==> flow/design.v <==
module b8Xb8_s16( 
  input clk,
  input rst_n, 
  input [7:0] in1_0  ,
  input [7:0] in1_1  ,
  input [7:0] in1_2  ,
  input [7:0] in1_3  ,
  input [7:0] in1_4  ,
  input [7:0] in1_5  ,
  input [7:0] in1_6  ,
  input [7:0] in1_7  ,
  input [7:0] in1_8  ,
  input [7:0] in1_9  ,
  input [7:0] in1_10 ,
  input [7:0] in1_11 ,
  input [7:0] in1_12 ,
  input [7:0] in1_13 ,
  input [7:0] in1_14 ,
  input [7:0] in1_15 ,
  input [7:0] in2_0  ,
  input [7:0] in2_1  ,
  input [7:0] in2_2  ,
  input [7:0] in2_3  ,
  input [7:0] in2_4  ,
  input [7:0] in2_5  ,
  input [7:0] in2_6  ,
  input [7:0] in2_7  ,
  input [7:0] in2_8  ,
  input [7:0] in2_9  ,
  input [7:0] in2_10 ,
  input [7:0] in2_11 ,
  input [7:0] in2_12 ,
  input [7:0] in2_13 ,
  input [7:0] in2_14 ,
  input [7:0] in2_15 ,
  output [11:0] out
  );
  reg [19:0] psum;
  reg [15:0] prod_0  ;
  reg [15:0] prod_1  ;
  reg [15:0] prod_2  ;
  reg [15:0] prod_3  ;
  reg [15:0] prod_4  ;
  reg [15:0] prod_5  ;
  reg [15:0] prod_6  ;
  reg [15:0] prod_7  ;
  reg [15:0] prod_8  ;
  reg [15:0] prod_9  ;
  reg [15:0] prod_10 ;
  reg [15:0] prod_11 ;
  reg [15:0] prod_12 ;
  reg [15:0] prod_13 ;
  reg [15:0] prod_14 ;
  reg [15:0] prod_15 ;
  always @(negedge rst_n or posedge clk) begin
    if (rst_n == 1'b0) begin
      prod_0  <= 16'b0;
      prod_1  <= 16'b0;
      prod_2  <= 16'b0;
      prod_3  <= 16'b0;
      prod_4  <= 16'b0;
      prod_5  <= 16'b0;
      prod_6  <= 16'b0;
      prod_7  <= 16'b0;
      prod_8  <= 16'b0;
      prod_9  <= 16'b0;
      prod_10 <= 16'b0;
      prod_11 <= 16'b0;
      prod_12 <= 16'b0;
      prod_13 <= 16'b0;
      prod_14 <= 16'b0;
      prod_15 <= 16'b0;
      psum <= 20'b0;
    end else begin
      prod_0  <= in1_0  * in2_0  ;
      prod_1  <= in1_1  * in2_1  ;
      prod_2  <= in1_2  * in2_2  ;
      prod_3  <= in1_3  * in2_3  ;
      prod_4  <= in1_4  * in2_4  ;
      prod_5  <= in1_5  * in2_5  ;
      prod_6  <= in1_6  * in2_6  ;
      prod_7  <= in1_7  * in2_7  ;
      prod_8  <= in1_8  * in2_8  ;
      prod_9  <= in1_9  * in2_9  ;
      prod_10 <= in1_10 * in2_10 ;
      prod_11 <= in1_11 * in2_11 ;
      prod_12 <= in1_12 * in2_12 ;
      prod_13 <= in1_13 * in2_13 ;
      prod_14 <= in1_14 * in2_14 ;
      prod_15 <= in1_15 * in2_15 ;
      psum <= prod_0  + prod_1  + prod_2  + prod_3
           + prod_4  + prod_5  + prod_6  + prod_7
           + prod_8  + prod_9  + prod_10 + prod_11
           + prod_12 + prod_13 + prod_14 + prod_15;
    end
  end
  assign out = psum[19:9];
endmodule
Step by step through the tools: b8Xb8_s16
The steps from the RTL of b8Xb8_s16 to its reports follow in flow order.
Lines are those of the file above, counted from 1.
Operators: Yosys type, input widths -> output width; for muxes data width and select width s.
{"block": "setup", "design": "b8Xb8_s16", "clk_port": "clk", "library": "sky130hd", "lib_corner": "tt_025C_1v80"}

Elaborated design
Yosys after proc, flatten, opt, wreduce and memory -nomap, before mapping. Enables and synchronous resets that opt folds into registers are not counted as muxes. Memory bits, and registers merged into a memory's read port (data or address), are not among the register bits. Print and check cells are not counted. Equal cells are merged and count once.
{"block": "word_totals", "out_inout_bits": 12, "in_bits": 258, "wordCells": 48, "regBits": 276}
{"block": "op_classes", "addsub": 15, "n_mul": 16}
{"block": "ops", "cell": "$mul 8x8->16", "n": 16}
{"block": "ops", "cell": "$add 20x16->20", "n": 11}
{"block": "ops", "cell": "$add 19x16->20", "n": 1}
{"block": "ops", "cell": "$add 18x16->19", "n": 1}
{"block": "ops", "cell": "$add 17x16->18", "n": 1}
{"block": "ops", "cell": "$add 16x16->17", "n": 1}

Logic depth
Yosys ltp: most cells in a row. Word level: on the elaborated netlist, between registers, memories and ports. Mapped: between sequential cells and ports; inverters and the memories' decode and read muxes count.
{"block": "depth", "ltp_word": 15, "abc_area": 0, "depth_mapped": 19}

Mapped cells and area
Yosys stat after the flow's synthesis: flattened, memories mapped to cells. It holds for the ABC_AREA given above (unset counts as 0); a run with the other value may have another netlist.
{"block": "synth_totals", "mapped_area_mm2": 0.0451583, "n_buf": 3, "flip_flops": 267, "mapped_cells": 4684, "sequential_area_mm2": 0.0066814}
{"block": "by_type", "cell_type": "sky130_fd_sc_hd__fa_1", "n": 795, "area_total_um2": 1.59E+04}
{"block": "by_type", "cell_type": "sky130_fd_sc_hd__ha_1", "n": 602, "area_total_um2": 7.53E+03}
{"block": "by_type", "cell_type": "sky130_fd_sc_hd__dfrtp_1", "n": 267, "area_total_um2": 6.68E+03}
{"block": "by_type", "cell_type": "sky130_fd_sc_hd__inv_1", "n": 1113, "area_total_um2": 4.18E+03}
{"block": "by_type", "cell_type": "sky130_fd_sc_hd__and2_1", "n": 559, "area_total_um2": 3.5E+03}
{"block": "by_type", "cell_type": "sky130_fd_sc_hd__nand2_1", "n": 522, "area_total_um2": 1.96E+03}
{"block": "by_type", "cell_type": "sky130_fd_sc_hd__xnor2_1", "n": 153, "area_total_um2": 1.34E+03}
{"block": "by_type", "cell_type": "sky130_fd_sc_hd__a21oi_1", "n": 116, "area_total_um2": 580.557}
{"block": "by_type", "cell_type": "sky130_fd_sc_hd__nor2_1", "n": 107, "area_total_um2": 401.635}
{"block": "by_type", "cell_type": "sky130_fd_sc_hd__o21ai_0", "n": 59, "area_total_um2": 295.283}
{"block": "by_type", "cell_type": "sky130_fd_sc_hd__a211oi_1", "n": 36, "area_total_um2": 270.259}
{"block": "by_type", "cell_type": "sky130_fd_sc_hd__o21a_1", "n": 36, "area_total_um2": 270.259}
{"block": "by_type", "cell_type": "sky130_fd_sc_hd__or3_1", "n": 28, "area_total_um2": 175.168}
{"block": "by_type", "cell_type": "sky130_fd_sc_hd__a21o_1", "n": 23, "area_total_um2": 172.666}
{"block": "by_type", "cell_type": "sky130_fd_sc_hd__nand2b_1", "n": 26, "area_total_um2": 162.656}
{"block": "by_type", "cell_type": "sky130_fd_sc_hd__nor3_1", "n": 32, "area_total_um2": 160.154}
{"block": "by_type", "cell_type": "sky130_fd_sc_hd__o31ai_1", "n": 20, "area_total_um2": 150.144}
{"block": "by_type", "cell_type": "sky130_fd_sc_hd__xor2_1", "n": 17, "area_total_um2": 148.893}
Other cell types: 46; their cells: 173.

Worst setup path after synthesis
OpenSTA on the mapped netlist: ideal clock, no wires. The path of least setup slack (recovery checks aside). Input and output delay are each 20% of the period. Register names are those of the netlist, which keeps one name where synthesis merged equal registers.
{"block": "synth_timing", "kind": "input to register", "start": "input port in1_3[5]", "end": "register prod_3[15]", "tclk_ns": 7.5, "delay_ns": 3.856, "path_buffers": 1, "t_arrival_ns": 5.231, "input_delay_ns": 1.500, "setup_slack_ns": 2.144, "stages": 15, "launch_ns": 1.500, "required_time_ns": 7.375, "period_less_setup_slack_ns": 5.356}
"delay_ns" is the arrival time less input delay plus setup time.
"stages" counts driving pins, that of a launching flip-flop among them; a cell with two outputs on the path counts twice.
"period_less_setup_slack_ns" = period - worst setup slack (recovery checks aside). The figure is calculated, with input and output delays left at 20% of the set period.
The rows between start and end are the longest chain of elaborated cells between them; the timing report does not say that the signal goes this way. Where chains are equally long, one stands for them.
A line is the first line of the expression or statement that the cell stems from. Yosys adds cells for indexed reads and writes and turns some case tables into memories.
{"block": "synth_between", "cell_sequence": "sky130_fd_sc_hd__clkbuf_1 sky130_fd_sc_hd__nand2_1 sky130_fd_sc_hd__fa_1 sky130_fd_sc_hd__fa_1 sky130_fd_sc_hd__inv_1 sky130_fd_sc_hd__fa_1 sky130_fd_sc_hd__inv_1 sky130_fd_sc_hd__fa_1 sky130_fd_sc_hd__inv_1 sky130_fd_sc_hd__ha_1 sky130_fd_sc_hd__or3_1 sky130_fd_sc_hd__o21a_1 sky130_fd_sc_hd__a22o_1 sky130_fd_sc_hd__o41a_1 sky130_fd_sc_hd__xnor2_1", "elab_chain_cells": 1, "cells_between": 1, "cone_classes": "mul (1)"}
{"block": "synth_rtl", "element": "start, declared", "line": 7, "source": "input [7:0] in1_3  ,"}
{"block": "synth_rtl", "element": "$mul 8x8->16", "line": 78, "source": "prod_3  <= in1_3  * in2_3  ;"}
{"block": "synth_rtl", "element": "end, assigned", "line": 60, "source": "prod_3  <= 16'b0;"}
{"block": "synth_rtl", "element": "end, assigned", "line": 78}
{"block": "synth_rtl", "element": "end, declared", "line": 42, "source": "reg [15:0] prod_3  ;"}

Path in the finished layout
From the final timing report of job 1: the path of least setup slack in the routed layout; clock arrival at registers is part of the times.
{"block": "layout_timing", "kind": "input to register", "start": "input port in1_5[6]", "end": "register prod_5[15]", "setup_slack_ns": 0.50, "path_buffers": 1, "required_time_ns": 6.43, "launch_ns": 1.20, "t_arrival_ns": 5.93, "input_delay_ns": 1.20, "stages": 15, "tclk_ns": 6.01}
The rows between start and end are the longest chain of elaborated cells between them; the timing report does not say that the signal goes this way. Where chains are equally long, one stands for them.
{"block": "layout_between", "cell_sequence": "sky130_fd_sc_hd__clkdlybuf4s50_1 sky130_fd_sc_hd__and2_1 sky130_fd_sc_hd__fa_1 sky130_fd_sc_hd__inv_1 sky130_fd_sc_hd__fa_1 sky130_fd_sc_hd__fa_1 sky130_fd_sc_hd__fa_1 sky130_fd_sc_hd__inv_1 sky130_fd_sc_hd__ha_1 sky130_fd_sc_hd__or3_1 sky130_fd_sc_hd__o21ai_0 sky130_fd_sc_hd__a21oi_1 sky130_fd_sc_hd__a211oi_2 sky130_fd_sc_hd__a21oi_1 sky130_fd_sc_hd__xnor2_2", "elab_chain_cells": 1, "cells_between": 1, "cone_classes": "mul (1)"}
{"block": "layout_rtl", "element": "start, declared", "line": 9, "source": "input [7:0] in1_5  ,"}
{"block": "layout_rtl", "element": "$mul 8x8->16", "line": 80, "source": "prod_5  <= in1_5  * in2_5  ;"}
{"block": "layout_rtl", "element": "end, assigned", "line": 62, "source": "prod_5  <= 16'b0;"}
{"block": "layout_rtl", "element": "end, assigned", "line": 80}
{"block": "layout_rtl", "element": "end, declared", "line": 44, "source": "reg [15:0] prod_5  ;"}

## Implementation results

Record of 2 stored runs of the RTL-to-layout flow on b8Xb8_s16, platform sky130hd. The runs are unordered. Constraints: input delay and output delay 20% of the set period each, output load 0.01 pF.
"achieved_period_ns" means the clock period less the worst setup slack. The figure is calculated, with input and output delays left at 20% of the set period.
By "critical_path_time_ns" is meant the share of the clock period that the worst setup path is allowed (20% is reserved at inputs, 20% at outputs), minus its slack. Clock arrival times at its registers enter into it.

{"run": "job 1", "settings": { "CAP_MARGIN": 35, "CELL_PAD_IN_SITES_GLOBAL_PLACEMENT": 3, "CORE_ASPECT_RATIO": 1.42, "CORE_MARGIN": 8, "CORE_UTILIZATION": 34, "GPL_TIMING_DRIVEN": 0, "HOLD_SLACK_MARGIN": 0.28, "MIN_ROUTING_LAYER": "met1", "PLACE_DENSITY_LB_ADDON": 0.12, "SETUP_SLACK_MARGIN": 0.29, "period_ns": 6.01, "SLEW_MARGIN": 20 }, "results": { "fin_ws_ns": 0.498, "critical_path_time_ns": 4.31, "worst_path_kind": "input to register", "achieved_period_ns": 5.512, "die_area_mm2": 0.144917, "total_negative_slack_ns": 0.000, "yosys_chip_area_mm2": 0.0451583, "final_stdcell_area_mm2": 0.0513893, "fin_util_pct": 38.9 }}
{"run": "job 2", "settings": { "CAP_MARGIN": 5, "CELL_PAD_IN_SITES_DETAIL_PLACEMENT": 1, "CELL_PAD_IN_SITES_GLOBAL_PLACEMENT": 0, "CORE_ASPECT_RATIO": 1.86, "CORE_UTILIZATION": 52, "PLACE_DENSITY_LB_ADDON": 0.11, "SLEW_MARGIN": 0, "TNS_END_PERCENT": 25, "period_ns": 4.33, "CORE_MARGIN": 2 }, "outcome": "did not finish, routing stopped with GRT-0232"}
